==> flow/design.v <==
`timescale 1ns / 1ps
module convolution_stage2 (
          in1,
          in2,
          in3,
          in4,
          in5,
          in6,
          in7,
          in8,
          clk,
          rst,
          start,
          conv_out
  );
input [99:0] in1, in2, in3, in4, in5, in6, in7, in8;
input         clk, rst, start;
output reg [7:0] conv_out;
wire  [3:0]  in1_1, in1_2, in1_3, in1_4, in1_5, in1_6, in1_7, in1_8, in1_9, in1_10, in1_11, in1_12, in1_13;
wire [3:0]   in1_14, in1_15, in1_16, in1_17, in1_18, in1_19, in1_20, in1_21, in1_22, in1_23, in1_24, in1_25;
wire  [3:0]  in2_1, in2_2, in2_3, in2_4, in2_5, in2_6, in2_7, in2_8, in2_9, in2_10, in2_11, in2_12, in2_13;
wire [3:0]   in2_14, in2_15, in2_16, in2_17, in2_18, in2_19, in2_20, in2_21, in2_22, in2_23, in2_24, in2_25;
wire  [3:0]  in3_1, in3_2, in3_3, in3_4, in3_5, in3_6, in3_7, in3_8, in3_9, in3_10, in3_11, in3_12, in3_13;
wire [3:0]   in3_14, in3_15, in3_16, in3_17, in3_18, in3_19, in3_20, in3_21, in3_22, in3_23, in3_24, in3_25;
wire  [3:0]  in4_1, in4_2, in4_3, in4_4, in4_5, in4_6, in4_7, in4_8, in4_9, in4_10, in4_11, in4_12, in4_13;
wire [3:0]   in4_14, in4_15, in4_16, in4_17, in4_18, in4_19, in4_20, in4_21, in4_22, in4_23, in4_24, in4_25;
wire  [3:0]  in5_1, in5_2, in5_3, in5_4, in5_5, in5_6, in5_7, in5_8, in5_9, in5_10, in5_11, in5_12, in5_13;
wire [3:0]   in5_14, in5_15, in5_16, in5_17, in5_18, in5_19, in5_20, in5_21, in5_22, in5_23, in5_24, in5_25;
wire  [3:0]  in6_1, in6_2, in6_3, in6_4, in6_5, in6_6, in6_7, in6_8, in6_9, in6_10, in6_11, in6_12, in6_13;
wire [3:0]   in6_14, in6_15, in6_16, in6_17, in6_18, in6_19, in6_20, in6_21, in6_22, in6_23, in6_24, in6_25;
wire  [3:0]  in7_1, in7_2, in7_3, in7_4, in7_5, in7_6, in7_7, in7_8, in7_9, in7_10, in7_11, in7_12, in7_13;
wire [3:0]   in7_14, in7_15, in7_16, in7_17, in7_18, in7_19, in7_20, in7_21, in7_22, in7_23, in7_24, in7_25;
wire  [3:0]  in8_1, in8_2, in8_3, in8_4, in8_5, in8_6, in8_7, in8_8, in8_9, in8_10, in8_11, in8_12, in8_13;
wire [3:0]   in8_14, in8_15, in8_16, in8_17, in8_18, in8_19, in8_20, in8_21, in8_22, in8_23, in8_24, in8_25;
wire [8:0]   sum1, sum2, sum3, sum4;
wire  [7:0]  mul1_1, mul1_2, mul1_3, mul1_4, mul1_5, mul1_6, mul1_7, mul1_8, mul1_9, mul1_10, mul1_11, mul1_12, mul1_13;
wire [7:0]   mul1_14, mul1_15, mul1_16, mul1_17, mul1_18, mul1_19, mul1_20, mul1_21, mul1_22, mul1_23, mul1_24, mul1_25;
wire  [7:0]  mul2_1, mul2_2, mul2_3, mul2_4, mul2_5, mul2_6, mul2_7, mul2_8, mul2_9, mul2_10, mul2_11, mul2_12, mul2_13;
wire [7:0]   mul2_14, mul2_15, mul2_16, mul2_17, mul2_18, mul2_19, mul2_20, mul2_21, mul2_22, mul2_23, mul2_24, mul2_25;
wire  [7:0]  mul3_1, mul3_2, mul3_3, mul3_4, mul3_5, mul3_6, mul3_7, mul3_8, mul3_9, mul3_10, mul3_11, mul3_12, mul3_13;
wire [7:0]   mul3_14, mul3_15, mul3_16, mul3_17, mul3_18, mul3_19, mul3_20, mul3_21, mul3_22, mul3_23, mul3_24, mul3_25;
wire  [7:0]  mul4_1, mul4_2, mul4_3, mul4_4, mul4_5, mul4_6, mul4_7, mul4_8, mul4_9, mul4_10, mul4_11, mul4_12, mul4_13;
wire [7:0]   mul4_14, mul4_15, mul4_16, mul4_17, mul4_18, mul4_19, mul4_20, mul4_21, mul4_22, mul4_23, mul4_24, mul4_25;
wire [8:0]   temp_out;
always @ ( posedge clk ) begin
  if (rst) begin
  conv_out  <=  0;
  end
  else
    begin
      conv_out <= temp_out[7:0];
    end
end
assign in1_1 	= (start) ? in1[99:96]   	: 4'h0;
assign in1_2 	= (start) ? in1[95:92]   	: 4'h0;
assign in1_3 	= (start) ? in1[91:88]   	: 4'h0;
assign in1_4 	= (start) ? in1[87:84]   	: 4'h0;
assign in1_5 	= (start) ? in1[83:80]   	: 4'h0;
assign in1_6 	= (start) ? in1[79:76]   	: 4'h0;
assign in1_7 	= (start) ? in1[75:72]   	: 4'h0;
assign in1_8 	= (start) ? in1[71:68]   	: 4'h0;
assign in1_9 	= (start) ? in1[67:64]   	: 4'h0;
assign in1_10 	= (start) ? in1[63:60]  	: 4'h0;
assign in1_11 	= (start) ? in1[59:56]  	: 4'h0;
assign in1_12 	= (start) ? in1[55:52]  	: 4'h0;
assign in1_13 	= (start) ? in1[51:48]  	: 4'h0;
assign in1_14	= (start) ? in1[47:44]  	: 4'h0;
assign in1_15 	= (start) ? in1[43:40]  	: 4'h0;
assign in1_16 	= (start) ? in1[39:36]  	: 4'h0;
assign in1_17 	= (start) ? in1[35:32]  	: 4'h0;
assign in1_18 	= (start) ? in1[31:28]  	: 4'h0;
assign in1_19 	= (start) ? in1[27:24]  	: 4'h0;
assign in1_20 	= (start) ? in1[23:20]  	: 4'h0;
assign in1_21 	= (start) ? in1[19:16]  	: 4'h0;
assign in1_22 	= (start) ? in1[15:12]  	: 4'h0;
assign in1_23 	= (start) ? in1[11:8]   	: 4'h0;
assign in1_24 	= (start) ? in1[7:4]    	: 4'h0;
assign in1_25 	= (start) ? in1[3:0]   		: 4'h0;
assign in2_1 	= (start) ? in2[99:96]   	: 4'h0;
assign in2_2 	= (start) ? in2[95:92]   	: 4'h0;
assign in2_3 	= (start) ? in2[91:88]   	: 4'h0;
assign in2_4 	= (start) ? in2[87:84]   	: 4'h0;
assign in2_5 	= (start) ? in2[83:80]   	: 4'h0;
assign in2_6 	= (start) ? in2[79:76]   	: 4'h0;
assign in2_7 	= (start) ? in2[75:72]   	: 4'h0;
assign in2_8 	= (start) ? in2[71:68]   	: 4'h0;
assign in2_9 	= (start) ? in2[67:64]   	: 4'h0;
assign in2_10 	= (start) ? in2[63:60]  	: 4'h0;
assign in2_11 	= (start) ? in2[59:56]  	: 4'h0;
assign in2_12 	= (start) ? in2[55:52]  	: 4'h0;
assign in2_13 	= (start) ? in2[51:48]  	: 4'h0;
assign in2_14	= (start) ? in2[47:44]  	: 4'h0;
assign in2_15 	= (start) ? in2[43:40]  	: 4'h0;
assign in2_16 	= (start) ? in2[39:36]  	: 4'h0;
assign in2_17 	= (start) ? in2[35:32]  	: 4'h0;
assign in2_18 	= (start) ? in2[31:28]  	: 4'h0;
assign in2_19 	= (start) ? in2[27:24]  	: 4'h0;
assign in2_20 	= (start) ? in2[23:20]  	: 4'h0;
assign in2_21 	= (start) ? in2[19:16]  	: 4'h0;
assign in2_22 	= (start) ? in2[15:12]  	: 4'h0;
assign in2_23 	= (start) ? in2[11:8]   	: 4'h0;
assign in2_24 	= (start) ? in2[7:4]    	: 4'h0;
assign in2_25 	= (start) ? in2[3:0]   		: 4'h0;
assign in3_1 	= (start) ? in3[99:96]   	: 4'h0;
assign in3_2 	= (start) ? in3[95:92]   	: 4'h0;
assign in3_3 	= (start) ? in3[91:88]   	: 4'h0;
assign in3_4 	= (start) ? in3[87:84]   	: 4'h0;
assign in3_5 	= (start) ? in3[83:80]   	: 4'h0;
assign in3_6 	= (start) ? in3[79:76]   	: 4'h0;
assign in3_7 	= (start) ? in3[75:72]   	: 4'h0;
assign in3_8 	= (start) ? in3[71:68]   	: 4'h0;
assign in3_9 	= (start) ? in3[67:64]   	: 4'h0;
assign in3_10 	= (start) ? in3[63:60]  	: 4'h0;
assign in3_11 	= (start) ? in3[59:56]  	: 4'h0;
assign in3_12 	= (start) ? in3[55:52]  	: 4'h0;
assign in3_13 	= (start) ? in3[51:48]  	: 4'h0;
assign in3_14	= (start) ? in3[47:44]  	: 4'h0;
assign in3_15 	= (start) ? in3[43:40]  	: 4'h0;
assign in3_16 	= (start) ? in3[39:36]  	: 4'h0;
assign in3_17 	= (start) ? in3[35:32]  	: 4'h0;
assign in3_18 	= (start) ? in3[31:28]  	: 4'h0;
assign in3_19 	= (start) ? in3[27:24]  	: 4'h0;
assign in3_20 	= (start) ? in3[23:20]  	: 4'h0;
assign in3_21 	= (start) ? in3[19:16]  	: 4'h0;
assign in3_22 	= (start) ? in3[15:12]  	: 4'h0;
assign in3_23 	= (start) ? in3[11:8]   	: 4'h0;
assign in3_24 	= (start) ? in3[7:4]    	: 4'h0;
assign in3_25 	= (start) ? in3[3:0]   		: 4'h0;
assign in4_1 	= (start) ? in4[99:96]   	: 4'h0;
assign in4_2 	= (start) ? in4[95:92]   	: 4'h0;
assign in4_3 	= (start) ? in4[91:88]   	: 4'h0;
assign in4_4 	= (start) ? in4[87:84]   	: 4'h0;
assign in4_5 	= (start) ? in4[83:80]   	: 4'h0;
assign in4_6 	= (start) ? in4[79:76]   	: 4'h0;
assign in4_7 	= (start) ? in4[75:72]   	: 4'h0;
assign in4_8 	= (start) ? in4[71:68]   	: 4'h0;
assign in4_9 	= (start) ? in4[67:64]   	: 4'h0;
assign in4_10 	= (start) ? in4[63:60]  	: 4'h0;
assign in4_11 	= (start) ? in4[59:56]  	: 4'h0;
assign in4_12 	= (start) ? in4[55:52]  	: 4'h0;
assign in4_13 	= (start) ? in4[51:48]  	: 4'h0;
assign in4_14	= (start) ? in4[47:44]  	: 4'h0;
assign in4_15 	= (start) ? in4[43:40]  	: 4'h0;
assign in4_16 	= (start) ? in4[39:36]  	: 4'h0;
assign in4_17 	= (start) ? in4[35:32]  	: 4'h0;
assign in4_18 	= (start) ? in4[31:28]  	: 4'h0;
assign in4_19 	= (start) ? in4[27:24]  	: 4'h0;
assign in4_20 	= (start) ? in4[23:20]  	: 4'h0;
assign in4_21 	= (start) ? in4[19:16]  	: 4'h0;
assign in4_22 	= (start) ? in4[15:12]  	: 4'h0;
assign in4_23 	= (start) ? in4[11:8]   	: 4'h0;
assign in4_24 	= (start) ? in4[7:4]    	: 4'h0;
assign in4_25 	= (start) ? in4[3:0]   		: 4'h0;
assign in5_1 	= (start) ? in5[99:96]   	: 4'h0;
assign in5_2 	= (start) ? in5[95:92]   	: 4'h0;
assign in5_3 	= (start) ? in5[91:88]   	: 4'h0;
assign in5_4 	= (start) ? in5[87:84]   	: 4'h0;
assign in5_5 	= (start) ? in5[83:80]   	: 4'h0;
assign in5_6 	= (start) ? in5[79:76]   	: 4'h0;
assign in5_7 	= (start) ? in5[75:72]   	: 4'h0;
assign in5_8 	= (start) ? in5[71:68]   	: 4'h0;
assign in5_9 	= (start) ? in5[67:64]   	: 4'h0;
assign in5_10 	= (start) ? in5[63:60]  	: 4'h0;
assign in5_11 	= (start) ? in5[59:56]  	: 4'h0;
assign in5_12 	= (start) ? in5[55:52]  	: 4'h0;
assign in5_13 	= (start) ? in5[51:48]  	: 4'h0;
assign in5_14	= (start) ? in5[47:44]  	: 4'h0;
assign in5_15 	= (start) ? in5[43:40]  	: 4'h0;
assign in5_16 	= (start) ? in5[39:36]  	: 4'h0;
assign in5_17 	= (start) ? in5[35:32]  	: 4'h0;
assign in5_18 	= (start) ? in5[31:28]  	: 4'h0;
assign in5_19 	= (start) ? in5[27:24]  	: 4'h0;
assign in5_20 	= (start) ? in5[23:20]  	: 4'h0;
assign in5_21 	= (start) ? in5[19:16]  	: 4'h0;
assign in5_22 	= (start) ? in5[15:12]  	: 4'h0;
assign in5_23 	= (start) ? in5[11:8]   	: 4'h0;
assign in5_24 	= (start) ? in5[7:4]    	: 4'h0;
assign in5_25 	= (start) ? in5[3:0]   		: 4'h0;
assign in6_1 	= (start) ? in6[99:96]   	: 4'h0;
assign in6_2 	= (start) ? in6[95:92]   	: 4'h0;
assign in6_3 	= (start) ? in6[91:88]   	: 4'h0;
assign in6_4 	= (start) ? in6[87:84]   	: 4'h0;
assign in6_5 	= (start) ? in6[83:80]   	: 4'h0;
assign in6_6 	= (start) ? in6[79:76]   	: 4'h0;
assign in6_7 	= (start) ? in6[75:72]   	: 4'h0;
assign in6_8 	= (start) ? in6[71:68]   	: 4'h0;
assign in6_9 	= (start) ? in6[67:64]   	: 4'h0;
assign in6_10 	= (start) ? in6[63:60]  	: 4'h0;
assign in6_11 	= (start) ? in6[59:56]  	: 4'h0;
assign in6_12 	= (start) ? in6[55:52]  	: 4'h0;
assign in6_13 	= (start) ? in6[51:48]  	: 4'h0;
assign in6_14	= (start) ? in6[47:44]  	: 4'h0;
assign in6_15 	= (start) ? in6[43:40]  	: 4'h0;
assign in6_16 	= (start) ? in6[39:36]  	: 4'h0;
assign in6_17 	= (start) ? in6[35:32]  	: 4'h0;
assign in6_18 	= (start) ? in6[31:28]  	: 4'h0;
assign in6_19 	= (start) ? in6[27:24]  	: 4'h0;
assign in6_20 	= (start) ? in6[23:20]  	: 4'h0;
assign in6_21 	= (start) ? in6[19:16]  	: 4'h0;
assign in6_22 	= (start) ? in6[15:12]  	: 4'h0;
assign in6_23 	= (start) ? in6[11:8]   	: 4'h0;
assign in6_24 	= (start) ? in6[7:4]    	: 4'h0;
assign in6_25 	= (start) ? in6[3:0]   		: 4'h0;
assign in7_1 	= (start) ? in7[99:96]   	: 4'h0;
assign in7_2 	= (start) ? in7[95:92]   	: 4'h0;
assign in7_3 	= (start) ? in7[91:88]   	: 4'h0;
assign in7_4 	= (start) ? in7[87:84]   	: 4'h0;
assign in7_5 	= (start) ? in7[83:80]   	: 4'h0;
assign in7_6 	= (start) ? in7[79:76]   	: 4'h0;
assign in7_7 	= (start) ? in7[75:72]   	: 4'h0;
assign in7_8 	= (start) ? in7[71:68]   	: 4'h0;
assign in7_9 	= (start) ? in7[67:64]   	: 4'h0;
assign in7_10 	= (start) ? in7[63:60]  	: 4'h0;
assign in7_11 	= (start) ? in7[59:56]  	: 4'h0;
assign in7_12 	= (start) ? in7[55:52]  	: 4'h0;
assign in7_13 	= (start) ? in7[51:48]  	: 4'h0;
assign in7_14	= (start) ? in7[47:44]  	: 4'h0;
assign in7_15 	= (start) ? in7[43:40]  	: 4'h0;
assign in7_16 	= (start) ? in7[39:36]  	: 4'h0;
assign in7_17 	= (start) ? in7[35:32]  	: 4'h0;
assign in7_18 	= (start) ? in7[31:28]  	: 4'h0;
assign in7_19 	= (start) ? in7[27:24]  	: 4'h0;
assign in7_20 	= (start) ? in7[23:20]  	: 4'h0;
assign in7_21 	= (start) ? in7[19:16]  	: 4'h0;
assign in7_22 	= (start) ? in7[15:12]  	: 4'h0;
assign in7_23 	= (start) ? in7[11:8]   	: 4'h0;
assign in7_24 	= (start) ? in7[7:4]    	: 4'h0;
assign in7_25 	= (start) ? in7[3:0]   		: 4'h0;
assign in8_1 	= (start) ? in8[99:96]   	: 4'h0;
assign in8_2 	= (start) ? in8[95:92]   	: 4'h0;
assign in8_3 	= (start) ? in8[91:88]   	: 4'h0;
assign in8_4 	= (start) ? in8[87:84]   	: 4'h0;
assign in8_5 	= (start) ? in8[83:80]   	: 4'h0;
assign in8_6 	= (start) ? in8[79:76]   	: 4'h0;
assign in8_7 	= (start) ? in8[75:72]   	: 4'h0;
assign in8_8 	= (start) ? in8[71:68]   	: 4'h0;
assign in8_9 	= (start) ? in8[67:64]   	: 4'h0;
assign in8_10 	= (start) ? in8[63:60]  	: 4'h0;
assign in8_11 	= (start) ? in8[59:56]  	: 4'h0;
assign in8_12 	= (start) ? in8[55:52]  	: 4'h0;
assign in8_13 	= (start) ? in8[51:48]  	: 4'h0;
assign in8_14	= (start) ? in8[47:44]  	: 4'h0;
assign in8_15 	= (start) ? in8[43:40]  	: 4'h0;
assign in8_16 	= (start) ? in8[39:36]  	: 4'h0;
assign in8_17 	= (start) ? in8[35:32]  	: 4'h0;
assign in8_18 	= (start) ? in8[31:28]  	: 4'h0;
assign in8_19 	= (start) ? in8[27:24]  	: 4'h0;
assign in8_20 	= (start) ? in8[23:20]  	: 4'h0;
assign in8_21 	= (start) ? in8[19:16]  	: 4'h0;
assign in8_22 	= (start) ? in8[15:12]  	: 4'h0;
assign in8_23 	= (start) ? in8[11:8]   	: 4'h0;
assign in8_24 	= (start) ? in8[7:4]    	: 4'h0;
assign in8_25 	= (start) ? in8[3:0]   		: 4'h0;
assign mul1_1 = (start) ? (in1_1 * in5_1) : 8'h00;
assign mul1_2 = (start) ? (in1_2 * in5_2) : 8'h00;
assign mul1_3 = (start) ? (in1_3 * in5_3) : 8'h00;
assign mul1_4 = (start) ? (in1_4 * in5_4) : 8'h00;
assign mul1_5 = (start) ? (in1_5 * in5_5) : 8'h00;
assign mul1_6 = (start) ? (in1_6 * in5_6) : 8'h00;
assign mul1_7 = (start) ? (in1_7 * in5_7) : 8'h00;
assign mul1_8 = (start) ? (in1_8 * in5_8) : 8'h00;
assign mul1_9 = (start) ? (in1_9 * in5_9) : 8'h00;
assign mul1_10 = (start) ? (in1_10 * in5_10) : 8'h00;
assign mul1_11 = (start) ? (in1_11 * in5_11) : 8'h00;
assign mul1_12 = (start) ? (in1_12 * in5_12) : 8'h00;
assign mul1_13 = (start) ? (in1_13 * in5_13) : 8'h00;
assign mul1_14 = (start) ? (in1_14 * in5_14) : 8'h00;
assign mul1_15 = (start) ? (in1_15 * in5_15) : 8'h00;
assign mul1_16 = (start) ? (in1_16 * in5_16) : 8'h00;
assign mul1_17 = (start) ? (in1_17 * in5_17) : 8'h00;
assign mul1_18 = (start) ? (in1_18 * in5_18) : 8'h00;
assign mul1_19 = (start) ? (in1_19 * in5_19) : 8'h00;
assign mul1_20 = (start) ? (in1_20 * in5_20) : 8'h00;
assign mul1_21 = (start) ? (in1_21 * in5_21) : 8'h00;
assign mul1_22 = (start) ? (in1_22 * in5_22) : 8'h00;
assign mul1_23 = (start) ? (in1_23 * in5_23) : 8'h00;
assign mul1_24 = (start) ? (in1_24 * in5_24) : 8'h00;
assign mul1_25 = (start) ? (in1_25 * in5_25) : 8'h00;
assign mul2_1 = (start) ? (in2_1 * in6_1) : 8'h00;
assign mul2_2 = (start) ? (in2_2 * in6_2) : 8'h00;
assign mul2_3 = (start) ? (in2_3 * in6_3) : 8'h00;
assign mul2_4 = (start) ? (in2_4 * in6_4) : 8'h00;
assign mul2_5 = (start) ? (in2_5 * in6_5) : 8'h00;
assign mul2_6 = (start) ? (in2_6 * in6_6) : 8'h00;
assign mul2_7 = (start) ? (in2_7 * in6_7) : 8'h00;
assign mul2_8 = (start) ? (in2_8 * in6_8) : 8'h00;
assign mul2_9 = (start) ? (in2_9 * in6_9) : 8'h00;
assign mul2_10 = (start) ? (in2_10 * in6_10) : 8'h00;
assign mul2_11 = (start) ? (in2_11 * in6_11) : 8'h00;
assign mul2_12 = (start) ? (in2_12 * in6_12) : 8'h00;
assign mul2_13 = (start) ? (in2_13 * in6_13) : 8'h00;
assign mul2_14 = (start) ? (in2_14 * in6_14) : 8'h00;
assign mul2_15 = (start) ? (in2_15 * in6_15) : 8'h00;
assign mul2_16 = (start) ? (in2_16 * in6_16) : 8'h00;
assign mul2_17 = (start) ? (in2_17 * in6_17) : 8'h00;
assign mul2_18 = (start) ? (in2_18 * in6_18) : 8'h00;
assign mul2_19 = (start) ? (in2_19 * in6_19) : 8'h00;
assign mul2_20 = (start) ? (in2_20 * in6_20) : 8'h00;
assign mul2_21 = (start) ? (in2_21 * in6_21) : 8'h00;
assign mul2_22 = (start) ? (in2_22 * in6_22) : 8'h00;
assign mul2_23 = (start) ? (in2_23 * in6_23) : 8'h00;
assign mul2_24 = (start) ? (in2_24 * in6_24) : 8'h00;
assign mul2_25 = (start) ? (in2_25 * in6_25) : 8'h00;
assign mul3_1 = (start) ? (in3_1 * in7_1) : 8'h00;
assign mul3_2 = (start) ? (in3_2 * in7_2) : 8'h00;
assign mul3_3 = (start) ? (in3_3 * in7_3) : 8'h00;
assign mul3_4 = (start) ? (in3_4 * in7_4) : 8'h00;
assign mul3_5 = (start) ? (in3_5 * in7_5) : 8'h00;
assign mul3_6 = (start) ? (in3_6 * in7_6) : 8'h00;
assign mul3_7 = (start) ? (in3_7 * in7_7) : 8'h00;
assign mul3_8 = (start) ? (in3_8 * in7_8) : 8'h00;
assign mul3_9 = (start) ? (in3_9 * in7_9) : 8'h00;
assign mul3_10 = (start) ? (in3_10 * in7_10) : 8'h00;
assign mul3_11 = (start) ? (in3_11 * in7_11) : 8'h00;
assign mul3_12 = (start) ? (in3_12 * in7_12) : 8'h00;
assign mul3_13 = (start) ? (in3_13 * in7_13) : 8'h00;
assign mul3_14 = (start) ? (in3_14 * in7_14) : 8'h00;
assign mul3_15 = (start) ? (in3_15 * in7_15) : 8'h00;
assign mul3_16 = (start) ? (in3_16 * in7_16) : 8'h00;
assign mul3_17 = (start) ? (in3_17 * in7_17) : 8'h00;
assign mul3_18 = (start) ? (in3_18 * in7_18) : 8'h00;
assign mul3_19 = (start) ? (in3_19 * in7_19) : 8'h00;
assign mul3_20 = (start) ? (in3_20 * in7_20) : 8'h00;
assign mul3_21 = (start) ? (in3_21 * in7_21) : 8'h00;
assign mul3_22 = (start) ? (in3_22 * in7_22) : 8'h00;
assign mul3_23 = (start) ? (in3_23 * in7_23) : 8'h00;
assign mul3_24 = (start) ? (in3_24 * in7_24) : 8'h00;
assign mul3_25 = (start) ? (in3_25 * in7_25) : 8'h00;
assign mul4_1 = (start) ? (in4_1 * in8_1) : 8'h00;
assign mul4_2 = (start) ? (in4_2 * in8_2) : 8'h00;
assign mul4_3 = (start) ? (in4_3 * in8_3) : 8'h00;
assign mul4_4 = (start) ? (in4_4 * in8_4) : 8'h00;
assign mul4_5 = (start) ? (in4_5 * in8_5) : 8'h00;
assign mul4_6 = (start) ? (in4_6 * in8_6) : 8'h00;
assign mul4_7 = (start) ? (in4_7 * in8_7) : 8'h00;
assign mul4_8 = (start) ? (in4_8 * in8_8) : 8'h00;
assign mul4_9 = (start) ? (in4_9 * in8_9) : 8'h00;
assign mul4_10 = (start) ? (in4_10 * in8_10) : 8'h00;
assign mul4_11 = (start) ? (in4_11 * in8_11) : 8'h00;
assign mul4_12 = (start) ? (in4_12 * in8_12) : 8'h00;
assign mul4_13 = (start) ? (in4_13 * in8_13) : 8'h00;
assign mul4_14 = (start) ? (in4_14 * in8_14) : 8'h00;
assign mul4_15 = (start) ? (in4_15 * in8_15) : 8'h00;
assign mul4_16 = (start) ? (in4_16 * in8_16) : 8'h00;
assign mul4_17 = (start) ? (in4_17 * in8_17) : 8'h00;
assign mul4_18 = (start) ? (in4_18 * in8_18) : 8'h00;
assign mul4_19 = (start) ? (in4_19 * in8_19) : 8'h00;
assign mul4_20 = (start) ? (in4_20 * in8_20) : 8'h00;
assign mul4_21 = (start) ? (in4_21 * in8_21) : 8'h00;
assign mul4_22 = (start) ? (in4_22 * in8_22) : 8'h00;
assign mul4_23 = (start) ? (in4_23 * in8_23) : 8'h00;
assign mul4_24 = (start) ? (in4_24 * in8_24) : 8'h00;
assign mul4_25 = (start) ? (in4_25 * in8_25) : 8'h00;
assign sum1 = mul1_1 + mul1_2 + mul1_3 + mul1_4 + mul1_5 + mul1_6 + mul1_7 + mul1_8 + mul1_9 + mul1_10 + mul1_11 + mul1_12 + mul1_13 + mul1_14 +
              mul1_15 + mul1_16 + mul1_17 + mul1_18 + mul1_19 + mul1_20 + mul1_21 + mul1_22 + mul1_23 + mul1_24 + mul1_25;
assign sum2 = mul2_1 + mul2_2 + mul2_3 + mul2_4 + mul2_5 + mul2_6 + mul2_7 + mul2_8 + mul2_9 + mul2_10 + mul2_11 + mul2_12 + mul2_13 + mul2_14 +
              mul2_15 + mul2_16 + mul2_17 + mul2_18 + mul2_19 + mul2_20 + mul2_21 + mul2_22 + mul2_23 + mul2_24 + mul2_25;
assign sum3 = mul3_1 + mul3_2 + mul3_3 + mul3_4 + mul3_5 + mul3_6 + mul3_7 + mul3_8 + mul3_9 + mul3_10 + mul3_11 + mul3_12 + mul3_13 + mul3_14 +
              mul3_15 + mul3_16 + mul3_17 + mul3_18 + mul3_19 + mul3_20 + mul3_21 + mul3_22 + mul3_23 + mul3_24 + mul3_25;
assign sum4 = mul4_1 + mul4_2 + mul4_3 + mul4_4 + mul4_5 + mul4_6 + mul4_7 + mul4_8 + mul4_9 + mul4_10 + mul4_11 + mul4_12 + mul4_13 + mul4_14 +
              mul4_15 + mul4_16 + mul4_17 + mul4_18 + mul4_19 + mul4_20 + mul4_21 + mul4_22 + mul4_23 + mul4_24 + mul4_25;
assign temp_out = sum1  + sum2 + sum3  + sum4;
endmodule  
# From RTL to reports: convolution_stage2
# What the tools print for convolution_stage2, step after step.
# Lines are those of the file above, counted from 1.
# Cell names lack the library's common part.
# The mark -- stands for no value.
[design]
top = "convolution_stage2"
clk_port = "clk"
lib = "sky130hd"
corner = "tt_025C_1v80"

# Word-level counts
# Source: Yosys, flattened and elaborated, memories not mapped. Widths are those after wreduce; folded enables and synchronous resets count as part of the registers. Registers that Yosys merges into a memory's read port (data or address) are not register bits. Print and check cells do not count. Equal cells are merged and count once.
[word_totals]
clocked_rd_ports_x_width = 0
reg_bits = 8
mem_bits_ro = 0
mem_bits_rw = 0
output_inout_bits = 8
word_cells = 500
memories = 0
latchBits = 0
in_bits = 803
[classes]
n_logic = 0
n_addsub = 99
equal = 0
div = 0
mux = 300
compare = 0
multipliers = 100
reduce_logical = 0
shifts = 0
[ops]
columns = ["operator", "count"]
rows = [
  ["4-bit by 4-bit multiplier with 8-bit output", 100],
  ["8-bit 2-to-1 mux", 100],
  ["4-bit 2-to-1 mux", 200],
  ["8-bit adder", 99],
]

# Depth
# Longest topological path by Yosys (ltp), each cell counted once; first at word level (registers and memories cut), then after technology mapping (sequential cells cut; the memories' decode and read muxes count).
[logic_depth]
depth_word = 30
abc_area = 0
ltp_mapped = 44
ltp_nobuf = 41

# Netlist
# Yosys stat after the flow's synthesis: flattened, memories mapped to cells. It holds for the ABC_AREA given above (unset counts as 0); a run with the other value may have another netlist.
# Totals and module areas in this step are rounded.
[by_type]
columns = ["cell_type", "count", "type_area_um2"]
rows = [
  ["fa_1", 992, 1.99E+04],
  ["ha_1", 1266, 1.58E+04],
  ["and3_1", 1092, 6.83E+03],
  ["inv_1", 1245, 4.67E+03],
  ["xnor2_1", 386, 3.38E+03],
  ["nand3_1", 510, 2.55E+03],
  ["a21oi_1", 286, 1.43E+03],
  ["a21o_1", 184, 1.38E+03],
  ["xor2_1", 154, 1.35E+03],
  ["nand2_1", 351, 1.32E+03],
  ["clkbuf_1", 239, 897.11],
  ["nor2_1", 202, 758.227],
  ["and2_1", 89, 556.784],
  ["o21bai_1", 55, 412.896],
  ["xnor3_1", 17, 382.867],
  ["o21ai_0", 66, 330.317],
  ["nand2b_1", 28, 175.168],
  ["dfxtp_1", 8, 160.154],
]
# Not listed: further types 14, cells in them 73.
[mapped]
stdcells = 7243
ffs = 8
seq_area_um2 = 160
area_um2 = 62800
buf_cells = 244

# Worst setup path after synthesis
# Source: OpenSTA report_checks on the synthesized netlist (no wires, ideal clock, input and output delay 20% of the period each), path of least setup slack; recovery checks are left aside. Register names are those of the netlist, which keeps one name where synthesis merged equal registers.
[synth_path]
path_type = "input-to-reg"
start = "input start"
end = "register conv_out[7]"
setup_time_ps = 70
n_path_buf = 4
delay_ps = 10517
arrival_ps = 13247
launch_ps = 2800
stages = 41
in_delay_ps = 2800
clock_period_ps = 14000
path_slack_ps = 683
required_ps = 13930
synth_period_reached_ps = 13317
# "delay_ps" is the arrival time less input delay plus setup time.
# "stages" counts driving pins, that of a launching flip-flop among them; a cell with two outputs on the path counts twice.
# "synth_period_reached_ps" = period - worst setup slack (recovery checks aside). The figure is calculated, with input and output delays left at 20% of the set period.
# Between the ends stands the longest chain of elaborated cells between them, by number of cells; it is not shown to be the way that was timed. Of several equally long chains one is given.
# Each line given opens the expression or statement behind the cell; cells for indexed reads and writes are added by Yosys, which also makes memories of some case tables.
[synth_between]
path_cell_list = "clkbuf_1 > clkbuf_1 > clkbuf_1 > clkbuf_1 > nand3_1 > fa_1 > fa_1 > inv_1 > fa_1 > a21o_1 > a21oi_1 > xor2_1 > nor2_1 > fa_1 > inv_1 > fa_1 > inv_1 > fa_1 > (+5 left out) > inv_1 > fa_1 > inv_1 > fa_1 > fa_1 > fa_1 > inv_1 > fa_1 > xnor2_1 > xnor2_1 > xnor2_1 > xnor2_1 > xnor2_1 > xnor2_1 > xnor2_1 > and3_2 > a211o_1 > a21oi_1"
elab_chain_cells = 30
cone_cells = 499
lines_between = 305
cone_classes = "99 x add/sub; 100 x mul; 300 x mux"
[synth_lines]
columns = ["item", "line", "text"]
rows = [
  ["start, declared", 17, "input         clk, rst, start;"],
  ["4-bit 2-to-1 mux", 54, "assign in1_1 = (start) ? in1[99:96] : 4'h0;"],
  ["4-bit by 4-bit multiplier with 8-bit output", 254, "assign mul1_1 = (start) ? (in1_1 * in5_1) : 8'h00;"],
  ["8-bit 2-to-1 mux", 254, ""],
  ["8-bit adder x24", 354, "assign sum1 = mul1_1 + mul1_2 + mul1_3 + mul1_4 + mul1_5 + mul1_6 + mul1_7 + mul1_8 + mul1_9 + mul1_10 + mul1_ ..."],
  ["8-bit adder x3", 362, "assign temp_out = sum1  + sum2 + sum3  + sum4;"],
  ["end, assigned", 47, "conv_out  <=  0;"],
  ["end, assigned", 51, "conv_out <= temp_out[7:0];"],
  ["end, declared", 18, "output reg [7:0] conv_out;"],
]

# Timing after layout
# Path of least setup slack in the final report of record 2 (OpenROAD, finished layout, wires in). Where an end is a register, its clock arrival counts in the times.
# The report prints the path's times to 10 ps; the period is as set.
[layout_path]
path_type = "input-to-reg"
start = "input start"
end = "register conv_out[7]"
stages = 41
setup_time_ps = 70
required_ps = 14160
n_path_buf = 7
arrival_ps = 13710
path_slack_ps = 450
clock_period_ps = 14000
in_delay_ps = 2800
launch_ps = 2800
# Between the ends stands the longest chain of elaborated cells between them, by number of cells; it is not shown to be the way that was timed. Of several equally long chains one is given.
[layout_between]
path_cell_list = "buf_12 > buf_12 > buf_12 > buf_4 > nand3_1 > fa_1 > fa_1 > inv_1 > ha_1 > a21o_1 > a21oi_1 > xor2_1 > buf_4 > nor2_1 > fa_1 > inv_1 > fa_1 > fa_1 > (+5 left out) > inv_1 > fa_1 > fa_2 > fa_1 > fa_1 > inv_1 > fa_1 > inv_1 > ha_1 > a21oi_1 > buf_4 > xnor2_1 > xnor2_1 > buf_4 > xnor2_1 > and3_2 > a211o_1 > a21oi_1"
elab_chain_cells = 30
cone_cells = 499
lines_between = 305
cone_classes = "99 x add/sub; 100 x mul; 300 x mux"
[layout_lines]
columns = ["item", "line", "text"]
rows = [
  ["start, declared", 17, "input         clk, rst, start;"],
  ["4-bit 2-to-1 mux", 54, "assign in1_1 = (start) ? in1[99:96] : 4'h0;"],
  ["4-bit by 4-bit multiplier with 8-bit output", 254, "assign mul1_1 = (start) ? (in1_1 * in5_1) : 8'h00;"],
  ["8-bit 2-to-1 mux", 254, ""],
  ["8-bit adder x24", 354, "assign sum1 = mul1_1 + mul1_2 + mul1_3 + mul1_4 + mul1_5 + mul1_6 + mul1_7 + mul1_8 + mul1_9 + mul1_10 + mul1_ ..."],
  ["8-bit adder x3", 362, "assign temp_out = sum1  + sum2 + sum3  + sum4;"],
  ["end, assigned", 47, "conv_out  <=  0;"],
  ["end, assigned", 51, "conv_out <= temp_out[7:0];"],
  ["end, declared", 18, "output reg [7:0] conv_out;"],
]

# Module convolution_stage2, platform sky130hd: 4 stored runs of the flow (Yosys, OpenROAD) with differing settings, in no particular order. Input and output delays are each 20% of the period that was set; the output load is 0.01 pF.
# "achieved_period_ps": clock period set for the run, less the worst setup slack. It is reckoned from that one timing run; input and output delays stay at 20% of the period that was set.
# By "worst_path_allowed_less_slack_ps" is meant the share of the clock period that the worst setup path is allowed (20% is reserved at inputs, 20% at outputs), minus its slack. Clock arrival times at its registers enter into it.
# "worst_path_allowed_less_slack_ps" is known to 10 ps.
# Results are given in rounded form.

[[run]]
name = "record 1"
[run.settings]
ABC_AREA = 1
CAP_MARGIN = 5
CELL_PAD_IN_SITES_GLOBAL_PLACEMENT = 1
CORE_ASPECT_RATIO = 0.77
CORE_MARGIN = 2
CORE_UTILIZATION = 60
CTS_CLUSTER_DIAMETER = 277
CTS_CLUSTER_SIZE = 48
GPL_ROUTABILITY_DRIVEN = 1
GPL_TIMING_DRIVEN = 0
HOLD_SLACK_MARGIN = 0.12
MAX_ROUTING_LAYER = "met4"
MIN_ROUTING_LAYER = "met1"
PLACE_DENSITY = 0.49
SETUP_SLACK_MARGIN = -0.19
SLEW_MARGIN = 40
TNS_END_PERCENT = 35
period_ns = 11.5
[run.results]
outcome = "not finished: placement ended with error GPL-0301"

[[run]]
name = "record 2"
[run.settings]
CELL_PAD_IN_SITES_DETAIL_PLACEMENT = 2
CELL_PAD_IN_SITES_GLOBAL_PLACEMENT = 1
CORE_UTILIZATION = 27
CTS_CLUSTER_SIZE = 33
GPL_ROUTABILITY_DRIVEN = 1
SLEW_MARGIN = 20
period_ns = 14.0
CAP_MARGIN = 20
CORE_MARGIN = 2
[run.results]
synthArea_um2 = 62800
die_area_um2 = 237000
layout_utilization_frac = 0.334
worstSetupSlack_ps = 447
holdWs_ps = 3330
achieved_period_ps = 13553
worst_path_allowed_less_slack_ps = 10750
path_kind = "input-to-reg"

[[run]]
name = "record 3"
[run.settings]
CORE_MARGIN = 8
CORE_UTILIZATION = 55
PLACE_DENSITY_LB_ADDON = 0.24
SETUP_SLACK_MARGIN = 1.36
SLEW_MARGIN = 15
period_ns = 11.1
CAP_MARGIN = 20
[run.results]
synthArea_um2 = 62800
die_area_um2 = 125000
layout_utilization_frac = 0.736
worstSetupSlack_ps = -1180
holdWs_ps = 2750
achieved_period_ps = 12282
worst_path_allowed_less_slack_ps = 10060
path_kind = "input-to-reg"

[[run]]
name = "record 4"
[run.settings]
CELL_PAD_IN_SITES_DETAIL_PLACEMENT = 1
CELL_PAD_IN_SITES_GLOBAL_PLACEMENT = 1
CORE_ASPECT_RATIO = 1.35
CORE_UTILIZATION = 64
CTS_CLUSTER_SIZE = 68
GPL_ROUTABILITY_DRIVEN = 1
GPL_TIMING_DRIVEN = 0
HOLD_SLACK_MARGIN = 0.11
MAX_ROUTING_LAYER = "met5"
SETUP_SLACK_MARGIN = 3.22
SLEW_MARGIN = 20
TNS_END_PERCENT = 85
period_ns = 14.0
CAP_MARGIN = 20
CORE_MARGIN = 2
[run.results]
outcome = "not finished: placement ended with error GPL-0301"
